==> flow/design.v <==
`timescale 1ns/10ps
module CannyEdge(dAddrRegRow, dAddrRegCol, bWE, bCE, InData, OutData,
	OPMode, bOPEnable, dReadReg, dWriteReg,	tclk, rst_b);
	input 	[2:0]				dAddrRegRow, dAddrRegCol;
	input						bWE, bCE;
	input 	[8-1:0] 	InData;
	output	[8-1:0] 	OutData;
	reg		[8-1:0] 	OutData;
	input 	[2:0]				OPMode;
	input 						bOPEnable;
	input 	[3:0]				dReadReg, dWriteReg;
	input						tclk, rst_b;
	reg 	[8-1:0]	regX[0:24];	 
	reg 	[8-1:0]	regY6;		 
	reg 	[8-1:0]	regZ[0:12];	 
	wire	[5:0]			wIdx = dAddrRegRow*3'd5 + dAddrRegCol;	 
	wire	[8-1:0]	gf[0:24];	 
	reg 	[8-1:0]	Out_gf, Out_gradient, Out_direction, Out_bThres;
	parameter		dThresHigh = 15;
	parameter		dThresLow = 10;
	parameter		dWidth = 200;
	parameter		dHeight = 200;
	reg			[14:0]	tpSum;
	reg			[1:0]	IntSignal;
	reg signed [31:0]	Gx, Gy, fGx, fGy;
	reg signed	[1:0]	dx, dy;
	integer	k;
	assign gf[0] =1;  assign gf[1] =3;  assign gf[2] =4;  assign gf[3] =3;  assign gf[4] =1;
	assign gf[5] =3;  assign gf[6] =7;  assign gf[7] =10; assign gf[8] =7;  assign gf[9] =3;
	assign gf[10]=4;  assign gf[11]=10; assign gf[12]=16; assign gf[13]=10; assign gf[14]=4;
	assign gf[15]=3;  assign gf[16]=7;  assign gf[17]=10; assign gf[18]=7;  assign gf[19]=3;
	assign gf[20]=1;  assign gf[21]=3;  assign gf[22]=4;  assign gf[23]=3;  assign gf[24]=1;
	always @(posedge tclk or negedge rst_b)
	begin
		if(!rst_b) begin
			IntSignal <= 2'b00;
		end
		else if(bCE==1'b0 && bWE==1'b0) 
		begin
			if(dWriteReg == 0)
				regX[wIdx] <= InData;
			else if(dWriteReg == 1) begin
				if(wIdx == 6)
					regY6 <= InData;
			end
			else if(dWriteReg == 2) begin
				if(wIdx <= 12)
					regZ[wIdx] <= InData;
			end
		end
		else if(bCE==1'b0 && bWE==1'b1)
		begin
			if(dReadReg == 0)
				OutData <= Out_gf;
			else if(dReadReg == 1)
				OutData <= Out_gradient;
			else if(dReadReg == 2)
				OutData <= Out_direction;
			else if(dReadReg == 3)
				OutData <= Out_gradient;
			else if(dReadReg == 4)
				OutData <= Out_bThres;
			else
				OutData <= OutData;
		end
		else
		begin
			if(bOPEnable==1'b0)
			begin
				if(OPMode == 0)
				begin
					if(IntSignal == 2'b00)	begin
						tpSum <= (gf[0]*regX[0]+gf[1]*regX[1]+gf[2]*regX[2]+gf[3]*regX[3]+gf[4]*regX[4]+gf[5]*regX[5]+gf[6]*regX[6]+gf[7]*regX[7]+gf[8]*regX[8]+gf[9]*regX[9]+gf[10]*regX[10]+gf[11]*regX[11]+gf[12]*regX[12]+gf[13]*regX[13]+gf[14]*regX[14]+gf[15]*regX[15]+gf[16]*regX[16]+gf[17]*regX[17]+gf[18]*regX[18]+gf[19]*regX[19]+gf[20]*regX[20]+gf[21]*regX[21]+gf[22]*regX[22]+gf[23]*regX[23]+gf[24]*regX[24]);
						IntSignal <= 2'b01;
					end
					else if(IntSignal == 2'b01) begin
						Out_gf <= tpSum >> 7;				 
					end
					else begin
						Out_gf <= Out_gf;
						IntSignal <= IntSignal;
					end
				end
				else if(OPMode == 1)
				begin
					if(IntSignal == 2'b00)	begin
						Gx <= -regX[0]-2*regX[5]-regX[10]+regX[2]+2*regX[7]+regX[12];
						Gy <= +regX[0]+2*regX[1]+regX[2]-regX[10]-2*regX[11]-regX[12];
						IntSignal <= 2'b01;
					end
					else if(IntSignal == 2'b01) begin
						if(Gx >= 0 && Gy >= 0)
							Out_gradient <= (Gx+Gy)/8;
						else if(Gx < 0 && Gy >=0)
							Out_gradient <= (-Gx+Gy)/8;
						else if(Gx >= 0 && Gy < 0)
							Out_gradient <= (Gx-Gy)/8;
						else if(Gx < 0 && Gy < 0)
							Out_gradient <= (-Gx-Gy)/8;
						else
							Out_gradient <= Out_gradient;
						IntSignal <= 2'b10;
					end	
					else if(IntSignal == 2'b10) begin
						if(Gy < 0)
						begin
							fGx <= -Gx;
							fGy <= -Gy;
						end
						else
						begin
							fGx <= Gx;
							fGy <= Gy;
						end
						IntSignal <= 2'b11;
					end
					else if(IntSignal == 2'b11) begin
						if(fGx >=0)
						begin
							if(fGy <= fGx>>1)  
								Out_direction <= 0;
							else if(fGy > fGx>>1 && fGy <= fGx*25/10)  
								Out_direction <= 45;
							else if(fGy > fGx*25/10)
								Out_direction <= 90;
							else
								Out_direction <= Out_direction;
						end
						else  
						begin
							if(fGy <= -fGx>>1)
								Out_direction <= 0;
							else if(fGy > -fGx>>1 && fGy <= -fGx*25/10)
								Out_direction <= 135;
							else if(fGy > -fGx*25/10)
								Out_direction <= 90;
							else
								Out_direction <= Out_direction;
						end
						IntSignal <= IntSignal;
					end
				end
				else if(OPMode == 2)
				begin
					if(IntSignal == 2'b00) begin
						if(regY6 == 0) begin
							dx <= 1;
							dy <= 0;
						end
						else if(regY6 == 45) begin
							dx <= -1;
							dy <= 1;
						end
						else if(regY6 == 90) begin
							dx <= 0;
							dy <= 1;
						end
						else if(regY6 == 135) begin
							dx <= 1;
							dy <= 1;
						end
						else begin
							dx <= 0; 
							dy <= 0; 
						end
						IntSignal <= 2'b01;
					end
					else if(IntSignal == 2'b01) begin
						if(regX[6] < regX[6-5*dy-dx] | regX[6] < regX[6+5*dy+dx])
							regX[6] <= 0;
						IntSignal <= IntSignal;
						Out_gradient <= regX[6];
					end
				end
				else if(OPMode == 3)
				begin
					if(IntSignal == 2'b00) begin
						if(regY6 == 0) begin
							dx <= 1;
							dy <= 0;
						end
						else if(regY6 == 45) begin
							dx <= -1;
							dy <= 1;
						end
						else if(regY6 == 90) begin
							dx <= 0;
							dy <= 1;
						end
						else if(regY6 == 135) begin
							dx <= 1;
							dy <= 1;
						end
						else begin
							dx <= 0; 
							dy <= 0; 
						end
						IntSignal <= 2'b01;
					end	
					else if(IntSignal == 2'b01) begin
						if(regX[6] >= dThresHigh)		 
							Out_bThres <= 1;
						else if(regX[6] <= dThresLow)	 
							Out_bThres <= 0;
						else							 
						begin
							if(regX[6-5*dy-dx] >= dThresHigh || regX[6+5*dy+dx] >= dThresHigh)
								Out_bThres <= 1;
							else if(regZ[6-5*dy-dx] == 1 || regZ[6+5*dy+dx] == 1)
								Out_bThres <= 1;
							else
								Out_bThres <= 0;
						end
						IntSignal <= IntSignal;
					end
				end
			end	
			else  
				IntSignal <= 2'b00;
		end  
	end
endmodule
Ticket comment

Tool chain data of CannyEdge
Tool output for the design above before and after an edit, in the order of the flow.
Lines under "before" count in the file above, lines under "after" in the edited file.
"diff": "after" minus "before" as printed here. "rel_change_pct": 100 x difference / "before".
{"block": "inputs", "top": "CannyEdge", "clock_port": "tclk", "cell_library": "sky130hd", "corner": "tt_025C_1v80"}

Diff
Unified diff, file above to edited file.
A script made this edit; it was not meant as an optimisation.
begin of diff
@@ -24,5 +24,5 @@
 	reg			[1:0]	IntSignal;
 	reg signed [31:0]	Gx, Gy, fGx, fGy;
-	reg signed	[1:0]	dx, dy;
+	reg signed	[3:0]	dx, dy;
 	integer	k;
 	assign gf[0] =1;  assign gf[1] =3;  assign gf[2] =4;  assign gf[3] =3;  assign gf[4] =1;
end of diff

Word-level counts
Source: Yosys, flattened and elaborated. Widths are those after wreduce. Registers that Yosys merges into a memory's read port (data or address) are not register bits. Print and check cells do not count. Equal cells are merged and count once.
{"block": "op_classes", "item": "n_addsub", "before": 51, "after": 51, "diff": 0, "rel_change_pct": 0.00}
{"block": "op_classes", "item": "multipliers", "before": 20, "after": 20, "diff": 0, "rel_change_pct": 0.00}
{"block": "op_classes", "item": "div", "before": 2, "after": 2, "diff": 0, "rel_change_pct": 0.00}
{"block": "op_classes", "item": "compare", "before": 20, "after": 20, "diff": 0, "rel_change_pct": 0.00}
{"block": "op_classes", "item": "eq_ne", "before": 136, "after": 136, "diff": 0, "rel_change_pct": 0.00}
{"block": "op_classes", "item": "mux", "before": 126, "after": 126, "diff": 0, "rel_change_pct": 0.00}
{"block": "op_classes", "item": "logic", "before": 18, "after": 18, "diff": 0, "rel_change_pct": 0.00}
{"block": "op_classes", "item": "n_reduce_logical", "before": 83, "after": 83, "diff": 0, "rel_change_pct": 0.00}
{"block": "ops", "cell": "2-to-1 mux 2 bit", "before": 20, "after": 9, "diff": -11, "rel_change_pct": -55.00}
{"block": "ops", "cell": "2-to-1 mux 4 bit", "before": 0, "after": 11, "diff": 11}
{"block": "ops", "cell": "adder 5 x 2 -> 5 bit", "before": 1, "after": 0, "diff": -1, "rel_change_pct": -100.00}
{"block": "ops", "cell": "multiplier 4 x 2 -> 5 bit with constant A", "before": 1, "after": 0, "diff": -1, "rel_change_pct": -100.00}
{"block": "ops", "cell": "subtractor 5 x 2 -> 5 bit", "before": 1, "after": 0, "diff": -1, "rel_change_pct": -100.00}
{"block": "ops", "cell": "adder 5 x 4 -> 5 bit", "before": 0, "after": 1, "diff": 1}
{"block": "ops", "cell": "multiplier 4 x 4 -> 5 bit with constant A", "before": 0, "after": 1, "diff": 1}
{"block": "ops", "cell": "subtractor 5 x 4 -> 5 bit", "before": 0, "after": 1, "diff": 1}
Unchanged operator kinds not shown: 88.
{"block": "bits", "item": "ff_bits", "before": 501, "after": 505, "diff": 4, "rel_change_pct": 0.80}
{"block": "bits", "item": "in_bits", "before": 30, "after": 30, "diff": 0, "rel_change_pct": 0.00}
{"block": "bits", "item": "output_inout_bits", "before": 8, "after": 8, "diff": 0, "rel_change_pct": 0.00}
{"block": "bits", "item": "wordCells", "before": 509, "after": 509, "diff": 0, "rel_change_pct": 0.00}

Logic depth
Yosys ltp: most cells in a row. Word level: on the elaborated netlist, between registers, memories and ports. Mapped: between sequential cells and ports; inverters and the memories' decode and read muxes count.
{"block": "logic_depth", "item": "word_depth", "before": 35, "after": 35, "diff": 0, "rel_change_pct": 0.00}
{"block": "logic_depth", "item": "ABC_AREA", "before": "0", "after": "0"}
{"block": "logic_depth", "item": "mapped_depth", "before": 89, "after": 89, "diff": 0, "rel_change_pct": 0.00}
{"block": "logic_depth", "item": "depth_no_buf", "before": 78, "after": 78, "diff": 0, "rel_change_pct": 0.00}

Synthesis result
The flow's flattened synthesis, as Yosys stat reports it; memories are mapped. The netlist is that of the ABC_AREA named above (0 if unset); the other value can give another one.
Unchanged cell types not shown: 172.
{"block": "mapped", "item": "stdcells", "before": 6662, "after": 6662, "diff": 0, "rel_change_pct": 0.00}
{"block": "mapped", "item": "area_um2", "before": 62326.0, "after": 62326.0, "diff": 0.0, "rel_change_pct": 0.00}
{"block": "mapped", "item": "seqArea_um2", "before": 14144.8, "after": 14144.8, "diff": 0.0, "rel_change_pct": 0.00}
{"block": "mapped", "item": "ffs", "before": 472, "after": 472, "diff": 0, "rel_change_pct": 0.00}
{"block": "mapped", "item": "buf_cells", "before": 216, "after": 216, "diff": 0, "rel_change_pct": 0.00}

Path before layout
OpenSTA on the mapped netlist: ideal clock, no wires. The path of least setup slack (recovery checks aside). Input and output delay are each 20% of the period. Register names are those of the netlist, which keeps one name where synthesis merged equal registers.
{"block": "synth_path", "item": "path_kind", "before": "flip-flop to flip-flop", "after": "flip-flop to flip-flop"}
{"block": "synth_path", "item": "startpoint", "before": "reg fGx[2]", "after": "reg fGx[2]"}
{"block": "synth_path", "item": "endpoint", "before": "reg Out_direction[2]", "after": "reg Out_direction[2]"}
{"block": "synth_path", "item": "clock_period_ns", "before": 30.0, "after": 30.0, "diff": 0.0, "rel_change_pct": 0.00}
{"block": "synth_path", "item": "setup_time_ns", "before": 0.262, "after": 0.262, "diff": 0.000}
{"block": "synth_path", "item": "t_first_pin_ns", "before": 0.000, "after": 0.000, "diff": 0.000}
{"block": "synth_path", "item": "arrival_time_ns", "before": 17.901, "after": 17.901, "diff": 0.000, "rel_change_pct": 0.00}
{"block": "synth_path", "item": "required_ns", "before": 29.738, "after": 29.738, "diff": 0.000, "rel_change_pct": 0.00}
{"block": "synth_path", "item": "path_slack_ns", "before": 11.837, "after": 11.837, "diff": 0.000}
{"block": "synth_path", "item": "delay_ns", "before": 18.163, "after": 18.163, "diff": 0.000, "rel_change_pct": 0.00}
{"block": "synth_path", "item": "path_stages", "before": 81, "after": 81, "diff": 0, "rel_change_pct": 0.00}
{"block": "synth_path", "item": "path_buffers", "before": 6, "after": 6, "diff": 0, "rel_change_pct": 0.00}
{"block": "synth_path", "item": "period_less_setup_slack_ns", "before": 18.163, "after": 18.163, "diff": 0.000, "rel_change_pct": 0.00}
"delay_ns" = arrival - input delay + setup time.
"path_stages": output pins that drive a net of the path, with the launching flip-flop's if there is one; two outputs of one cell count as two.
"period_less_setup_slack_ns" is the clock period less the worst setup slack; recovery checks do not enter. This is arithmetic on one report: input and output delays are still those of the set period (20% each).
The rows between start and end are the longest chain of elaborated cells between them; the timing report does not say that the signal goes this way. Where chains are equally long, one stands for them.
A line is the first line of the expression or statement that the cell stems from. Yosys adds cells for indexed reads and writes and turns some case tables into memories.
At most two assigning lines are given for a register; there are more.
before: Ways into the end's enable are left out, as the timed path ends at the data pin.
{"block": "synth_between_before", "cell_sequence": "sky130_fd_sc_hd__edfxtp_1 sky130_fd_sc_hd__inv_1 sky130_fd_sc_hd__ha_1 sky130_fd_sc_hd__inv_1 sky130_fd_sc_hd__fa_1 sky130_fd_sc_hd__inv_1 sky130_fd_sc_hd__ha_1 sky130_fd_sc_hd__ha_1 sky130_fd_sc_hd__fa_1 sky130_fd_sc_hd__a21oi_1 sky130_fd_sc_hd__nor4b_1 sky130_fd_sc_hd__or4b_4 sky130_fd_sc_hd__a21o_1 sky130_fd_sc_hd__or3_1 sky130_fd_sc_hd__or3_4 sky130_fd_sc_hd__or4_4 sky130_fd_sc_hd__buf_6 sky130_fd_sc_hd__nor4_1 (+45 left out) sky130_fd_sc_hd__or3_1 sky130_fd_sc_hd__buf_4 sky130_fd_sc_hd__o31ai_2 sky130_fd_sc_hd__xnor2_1 sky130_fd_sc_hd__ha_1 sky130_fd_sc_hd__nor2b_1 sky130_fd_sc_hd__o21ai_0 sky130_fd_sc_hd__nand2b_1 sky130_fd_sc_hd__a21oi_1 sky130_fd_sc_hd__nor2b_1 sky130_fd_sc_hd__o21ai_0 sky130_fd_sc_hd__nand2b_1 sky130_fd_sc_hd__a21oi_1 sky130_fd_sc_hd__nand2_1 sky130_fd_sc_hd__a2111oi_0 sky130_fd_sc_hd__o211ai_1 sky130_fd_sc_hd__nor2b_1 sky130_fd_sc_hd__or2_2", "elab_chain_len": 8, "cone_cells": 23, "classes_between": "add/sub (1); mul (2); div (2); compare (9); mux (7); reduce/logical (2)"}
{"block": "synth_lines_before", "item": "start: declaration", "line": 25, "text": "reg signed [31:0] Gx, Gy, fGx, fGy;"}
{"block": "synth_lines_before", "item": "start: assignment", "line": 107, "text": "fGx <= -Gx;"}
{"block": "synth_lines_before", "item": "start: assignment", "line": 112, "text": "fGx <= Gx;"}
{"block": "synth_lines_before", "item": "negation 32 bit", "line": 135, "text": "else if(fGy > -fGx*25/10)"}
{"block": "synth_lines_before", "item": "multiplier 32 x 6 -> 32 bit", "line": 135}
{"block": "synth_lines_before", "item": "divider 32 x 5 -> 32 bit", "line": 135}
{"block": "synth_lines_before", "item": "greater-than comparator 32 bit", "line": 135}
{"block": "synth_lines_before", "item": "2-to-1 mux 8 bit", "line": 135}
{"block": "synth_lines_before", "item": "2-to-1 mux 8 bit", "line": 133, "text": "else if(fGy > -fGx>>1 && fGy <= -fGx*25/10)"}
{"block": "synth_lines_before", "item": "2-to-1 mux 8 bit", "line": 131, "text": "if(fGy <= -fGx>>1)"}
{"block": "synth_lines_before", "item": "2-to-1 mux 8 bit", "line": 118, "text": "if(fGx >=0)"}
{"block": "synth_lines_before", "item": "end: assignment", "line": 127, "text": "Out_direction <= Out_direction;"}
{"block": "synth_lines_before", "item": "end: assignment", "line": 138, "text": "Out_direction <= Out_direction;"}
{"block": "synth_lines_before", "item": "end: declaration", "line": 18, "text": "reg [8-1:0] Out_gf, Out_gradient, Out_direction, Out_bThres;"}
after: Ways into the end's enable are left out, as the timed path ends at the data pin.
{"block": "synth_between_after", "cell_sequence": "sky130_fd_sc_hd__edfxtp_1 sky130_fd_sc_hd__inv_1 sky130_fd_sc_hd__ha_1 sky130_fd_sc_hd__inv_1 sky130_fd_sc_hd__fa_1 sky130_fd_sc_hd__inv_1 sky130_fd_sc_hd__ha_1 sky130_fd_sc_hd__ha_1 sky130_fd_sc_hd__fa_1 sky130_fd_sc_hd__a21oi_1 sky130_fd_sc_hd__nor4b_1 sky130_fd_sc_hd__or4b_4 sky130_fd_sc_hd__a21o_1 sky130_fd_sc_hd__or3_1 sky130_fd_sc_hd__or3_4 sky130_fd_sc_hd__or4_4 sky130_fd_sc_hd__buf_6 sky130_fd_sc_hd__nor4_1 (+45 left out) sky130_fd_sc_hd__or3_1 sky130_fd_sc_hd__buf_4 sky130_fd_sc_hd__o31ai_2 sky130_fd_sc_hd__xnor2_1 sky130_fd_sc_hd__ha_1 sky130_fd_sc_hd__nor2b_1 sky130_fd_sc_hd__o21ai_0 sky130_fd_sc_hd__nand2b_1 sky130_fd_sc_hd__a21oi_1 sky130_fd_sc_hd__nor2b_1 sky130_fd_sc_hd__o21ai_0 sky130_fd_sc_hd__nand2b_1 sky130_fd_sc_hd__a21oi_1 sky130_fd_sc_hd__nand2_1 sky130_fd_sc_hd__a2111oi_0 sky130_fd_sc_hd__o211ai_1 sky130_fd_sc_hd__nor2b_1 sky130_fd_sc_hd__or2_2", "elab_chain_len": 8, "cone_cells": 23, "classes_between": "add/sub (1); mul (2); div (2); compare (9); mux (7); reduce/logical (2)"}
{"block": "synth_lines_after", "item": "start: declaration", "line": 25, "text": "reg signed [31:0] Gx, Gy, fGx, fGy;"}
{"block": "synth_lines_after", "item": "start: assignment", "line": 107, "text": "fGx <= -Gx;"}
{"block": "synth_lines_after", "item": "start: assignment", "line": 112, "text": "fGx <= Gx;"}
{"block": "synth_lines_after", "item": "negation 32 bit", "line": 135, "text": "else if(fGy > -fGx*25/10)"}
{"block": "synth_lines_after", "item": "multiplier 32 x 6 -> 32 bit", "line": 135}
{"block": "synth_lines_after", "item": "divider 32 x 5 -> 32 bit", "line": 135}
{"block": "synth_lines_after", "item": "greater-than comparator 32 bit", "line": 135}
{"block": "synth_lines_after", "item": "2-to-1 mux 8 bit", "line": 135}
{"block": "synth_lines_after", "item": "2-to-1 mux 8 bit", "line": 133, "text": "else if(fGy > -fGx>>1 && fGy <= -fGx*25/10)"}
{"block": "synth_lines_after", "item": "2-to-1 mux 8 bit", "line": 131, "text": "if(fGy <= -fGx>>1)"}
{"block": "synth_lines_after", "item": "2-to-1 mux 8 bit", "line": 118, "text": "if(fGx >=0)"}
{"block": "synth_lines_after", "item": "end: assignment", "line": 127, "text": "Out_direction <= Out_direction;"}
{"block": "synth_lines_after", "item": "end: assignment", "line": 138, "text": "Out_direction <= Out_direction;"}
{"block": "synth_lines_after", "item": "end: declaration", "line": 18, "text": "reg [8-1:0] Out_gf, Out_gradient, Out_direction, Out_bThres;"}

Worst path after layout
From the final timing report of the runs of set A: the path of least setup slack in the routed layout; clock arrival at registers is part of the times.
{"block": "layout_path", "item": "path_kind", "before": "flip-flop to flip-flop", "after": "flip-flop to flip-flop"}
{"block": "layout_path", "item": "startpoint", "before": "reg fGx[1]", "after": "reg fGx[12]"}
{"block": "layout_path", "item": "endpoint", "before": "reg Out_direction[2]", "after": "reg Out_direction[2]"}
{"block": "layout_path", "item": "clock_period_ns", "before": 23.6, "after": 23.6, "diff": 0.0, "rel_change_pct": 0.00}
{"block": "layout_path", "item": "setup_time_ns", "before": 0.25, "after": 0.25, "diff": 0.00}
{"block": "layout_path", "item": "t_first_pin_ns", "before": 0.66, "after": 0.65, "diff": -0.01, "rel_change_pct": -1.52}
{"block": "layout_path", "item": "arrival_time_ns", "before": 22.06, "after": 22.19, "diff": 0.13, "rel_change_pct": 0.59}
{"block": "layout_path", "item": "required_ns", "before": 23.99, "after": 24.01, "diff": 0.02, "rel_change_pct": 0.08}
{"block": "layout_path", "item": "path_slack_ns", "before": 1.93, "after": 1.82, "diff": -0.11}
{"block": "layout_path", "item": "path_stages", "before": 77, "after": 74, "diff": -3, "rel_change_pct": -3.90}
{"block": "layout_path", "item": "path_buffers", "before": 1, "after": 0, "diff": -1, "rel_change_pct": -100.00}
The rows between start and end are the longest chain of elaborated cells between them; the timing report does not say that the signal goes this way. Where chains are equally long, one stands for them.
At most two assigning lines are given for a register; there are more.
before: Ways into the end's enable are left out, as the timed path ends at the data pin.
{"block": "layout_between_before", "cell_sequence": "sky130_fd_sc_hd__edfxtp_1 sky130_fd_sc_hd__inv_1 sky130_fd_sc_hd__ha_1 sky130_fd_sc_hd__and4b_1 sky130_fd_sc_hd__nand4_1 sky130_fd_sc_hd__nor2_1 sky130_fd_sc_hd__nand2_1 sky130_fd_sc_hd__xnor2_1 sky130_fd_sc_hd__inv_1 sky130_fd_sc_hd__ha_1 sky130_fd_sc_hd__inv_1 sky130_fd_sc_hd__fa_1 sky130_fd_sc_hd__inv_1 sky130_fd_sc_hd__ha_1 sky130_fd_sc_hd__ha_1 sky130_fd_sc_hd__a21oi_1 sky130_fd_sc_hd__o21ai_0 sky130_fd_sc_hd__a21o_2 (+41 left out) sky130_fd_sc_hd__a41oi_1 sky130_fd_sc_hd__inv_1 sky130_fd_sc_hd__ha_1 sky130_fd_sc_hd__and3_1 sky130_fd_sc_hd__nand2_1 sky130_fd_sc_hd__o21ai_0 sky130_fd_sc_hd__a41o_2 sky130_fd_sc_hd__ha_1 sky130_fd_sc_hd__nand4_1 sky130_fd_sc_hd__nor4_1 sky130_fd_sc_hd__nor3_1 sky130_fd_sc_hd__o21ai_0 sky130_fd_sc_hd__a21oi_1 sky130_fd_sc_hd__xnor2_1 sky130_fd_sc_hd__a21oi_1 sky130_fd_sc_hd__buf_4 sky130_fd_sc_hd__nor2_1 sky130_fd_sc_hd__or2_2", "elab_chain_len": 8, "cone_cells": 23, "classes_between": "add/sub (1); mul (2); div (2); compare (9); mux (7); reduce/logical (2)"}
{"block": "layout_lines_before", "item": "start: declaration", "line": 25, "text": "reg signed [31:0] Gx, Gy, fGx, fGy;"}
{"block": "layout_lines_before", "item": "start: assignment", "line": 107, "text": "fGx <= -Gx;"}
{"block": "layout_lines_before", "item": "start: assignment", "line": 112, "text": "fGx <= Gx;"}
{"block": "layout_lines_before", "item": "negation 32 bit", "line": 135, "text": "else if(fGy > -fGx*25/10)"}
{"block": "layout_lines_before", "item": "multiplier 32 x 6 -> 32 bit", "line": 135}
{"block": "layout_lines_before", "item": "divider 32 x 5 -> 32 bit", "line": 135}
{"block": "layout_lines_before", "item": "greater-than comparator 32 bit", "line": 135}
{"block": "layout_lines_before", "item": "2-to-1 mux 8 bit", "line": 135}
{"block": "layout_lines_before", "item": "2-to-1 mux 8 bit", "line": 133, "text": "else if(fGy > -fGx>>1 && fGy <= -fGx*25/10)"}
{"block": "layout_lines_before", "item": "2-to-1 mux 8 bit", "line": 131, "text": "if(fGy <= -fGx>>1)"}
{"block": "layout_lines_before", "item": "2-to-1 mux 8 bit", "line": 118, "text": "if(fGx >=0)"}
{"block": "layout_lines_before", "item": "end: assignment", "line": 127, "text": "Out_direction <= Out_direction;"}
{"block": "layout_lines_before", "item": "end: assignment", "line": 138, "text": "Out_direction <= Out_direction;"}
{"block": "layout_lines_before", "item": "end: declaration", "line": 18, "text": "reg [8-1:0] Out_gf, Out_gradient, Out_direction, Out_bThres;"}
after: Ways into the end's enable are left out, as the timed path ends at the data pin.
{"block": "layout_between_after", "cell_sequence": "sky130_fd_sc_hd__edfxtp_1 sky130_fd_sc_hd__inv_1 sky130_fd_sc_hd__ha_1 sky130_fd_sc_hd__inv_1 sky130_fd_sc_hd__fa_1 sky130_fd_sc_hd__inv_1 sky130_fd_sc_hd__ha_1 sky130_fd_sc_hd__ha_1 sky130_fd_sc_hd__a21oi_1 sky130_fd_sc_hd__o211ai_1 sky130_fd_sc_hd__a21boi_0 sky130_fd_sc_hd__a21oi_1 sky130_fd_sc_hd__o2111a_1 sky130_fd_sc_hd__a311oi_4 sky130_fd_sc_hd__nand2_1 sky130_fd_sc_hd__xnor2_1 sky130_fd_sc_hd__xnor2_1 sky130_fd_sc_hd__a311oi_1 (+38 left out) sky130_fd_sc_hd__or3_1 sky130_fd_sc_hd__nor2_4 sky130_fd_sc_hd__a21oi_1 sky130_fd_sc_hd__xnor2_1 sky130_fd_sc_hd__ha_1 sky130_fd_sc_hd__nor2b_1 sky130_fd_sc_hd__o21ai_0 sky130_fd_sc_hd__nand2b_1 sky130_fd_sc_hd__a21oi_1 sky130_fd_sc_hd__nor2b_1 sky130_fd_sc_hd__o21ai_0 sky130_fd_sc_hd__nand2b_1 sky130_fd_sc_hd__a21oi_1 sky130_fd_sc_hd__nor2_1 sky130_fd_sc_hd__a2111oi_0 sky130_fd_sc_hd__o211ai_1 sky130_fd_sc_hd__nor2b_1 sky130_fd_sc_hd__or2_2", "elab_chain_len": 8, "cone_cells": 23, "classes_between": "add/sub (1); mul (2); div (2); compare (9); mux (7); reduce/logical (2)"}
{"block": "layout_lines_after", "item": "start: declaration", "line": 25, "text": "reg signed [31:0] Gx, Gy, fGx, fGy;"}
{"block": "layout_lines_after", "item": "start: assignment", "line": 107, "text": "fGx <= -Gx;"}
{"block": "layout_lines_after", "item": "start: assignment", "line": 112, "text": "fGx <= Gx;"}
{"block": "layout_lines_after", "item": "negation 32 bit", "line": 135, "text": "else if(fGy > -fGx*25/10)"}
{"block": "layout_lines_after", "item": "multiplier 32 x 6 -> 32 bit", "line": 135}
{"block": "layout_lines_after", "item": "divider 32 x 5 -> 32 bit", "line": 135}
{"block": "layout_lines_after", "item": "greater-than comparator 32 bit", "line": 135}
{"block": "layout_lines_after", "item": "2-to-1 mux 8 bit", "line": 135}
{"block": "layout_lines_after", "item": "2-to-1 mux 8 bit", "line": 133, "text": "else if(fGy > -fGx>>1 && fGy <= -fGx*25/10)"}
{"block": "layout_lines_after", "item": "2-to-1 mux 8 bit", "line": 131, "text": "if(fGy <= -fGx>>1)"}
{"block": "layout_lines_after", "item": "2-to-1 mux 8 bit", "line": 118, "text": "if(fGx >=0)"}
{"block": "layout_lines_after", "item": "end: assignment", "line": 127, "text": "Out_direction <= Out_direction;"}
{"block": "layout_lines_after", "item": "end: assignment", "line": 138, "text": "Out_direction <= Out_direction;"}
{"block": "layout_lines_after", "item": "end: declaration", "line": 18, "text": "reg [8-1:0] Out_gf, Out_gradient, Out_direction, Out_bThres;"}

Layout results
Both versions went through the flow (Yosys, OpenROAD) with the same settings in each pair. Constraints: input delay and output delay 20% of the set period each, output load 0.01 pF.
{"block": "settings_set_A", "CORE_UTILIZATION": 40, "period_ns": 23.6, "CAP_MARGIN": 20, "CORE_MARGIN": 2, "SLEW_MARGIN": 20}
{"block": "results_set_A", "item": "synth_area_um2", "before": 62326.0, "after": 62326.0, "diff": 0.0, "rel_change_pct": 0.00}
{"block": "results_set_A", "item": "dieArea_um2", "before": 158990.0, "after": 158990.0, "diff": 0.0, "rel_change_pct": 0.00}
{"block": "results_set_A", "item": "cell_area_final_um2", "before": 66709.0, "after": 66618.9, "diff": -90.1, "rel_change_pct": -0.14}
{"block": "results_set_A", "item": "timing.setup.ws_ns", "before": 1.932, "after": 1.820, "diff": -0.112}
{"block": "results_set_A", "item": "tns_setup_ns", "before": 0.000, "after": 0.000, "diff": 0.000}
{"block": "results_set_A", "item": "final_hold_ws_ns", "before": 0.423, "after": 0.416, "diff": -0.007}
{"block": "results_set_A", "item": "power.total_mw", "before": 2.912, "after": 2.871, "diff": -0.041, "rel_change_pct": -1.41}
{"block": "results_set_A", "item": "achieved_clock_period_ns", "before": 21.668, "after": 21.780, "diff": 0.112, "rel_change_pct": 0.52}
{"block": "settings_set_B", "CELL_PAD_IN_SITES_DETAIL_PLACEMENT": 2, "CORE_UTILIZATION": 25, "CTS_CLUSTER_DIAMETER": 181, "GPL_ROUTABILITY_DRIVEN": 0, "MAX_ROUTING_LAYER": "met5", "MIN_ROUTING_LAYER": "met1", "PLACE_DENSITY_LB_ADDON": 0.21, "SLEW_MARGIN": 40, "period_ns": 14.4, "CAP_MARGIN": 20, "CORE_MARGIN": 2}
{"block": "results_set_B", "item": "synth_area_um2", "before": 62326.0, "after": 62326.0, "diff": 0.0, "rel_change_pct": 0.00}
{"block": "results_set_B", "item": "dieArea_um2", "before": 253316.0, "after": 253316.0, "diff": 0.0, "rel_change_pct": 0.00}
{"block": "results_set_B", "item": "cell_area_final_um2", "before": 82799.4, "after": 83973.0, "diff": 1173.6, "rel_change_pct": 1.42}
{"block": "results_set_B", "item": "timing.setup.ws_ns", "before": -4.720, "after": -4.387, "diff": 0.333}
{"block": "results_set_B", "item": "tns_setup_ns", "before": -26.455, "after": -25.031, "diff": 1.424}
{"block": "results_set_B", "item": "final_hold_ws_ns", "before": 0.423, "after": 0.421, "diff": -0.002}
{"block": "results_set_B", "item": "power.total_mw", "before": 5.585, "after": 5.719, "diff": 0.134, "rel_change_pct": 2.40}
{"block": "results_set_B", "item": "achieved_clock_period_ns", "before": 19.120, "after": 18.787, "diff": -0.333, "rel_change_pct": -1.74}
"achieved_clock_period_ns" means the clock period less the worst setup slack. The figure is calculated, with input and output delays left at 20% of the set period.
"power.total_mw": no workload was simulated; the value follows from the tool's default switching activity.
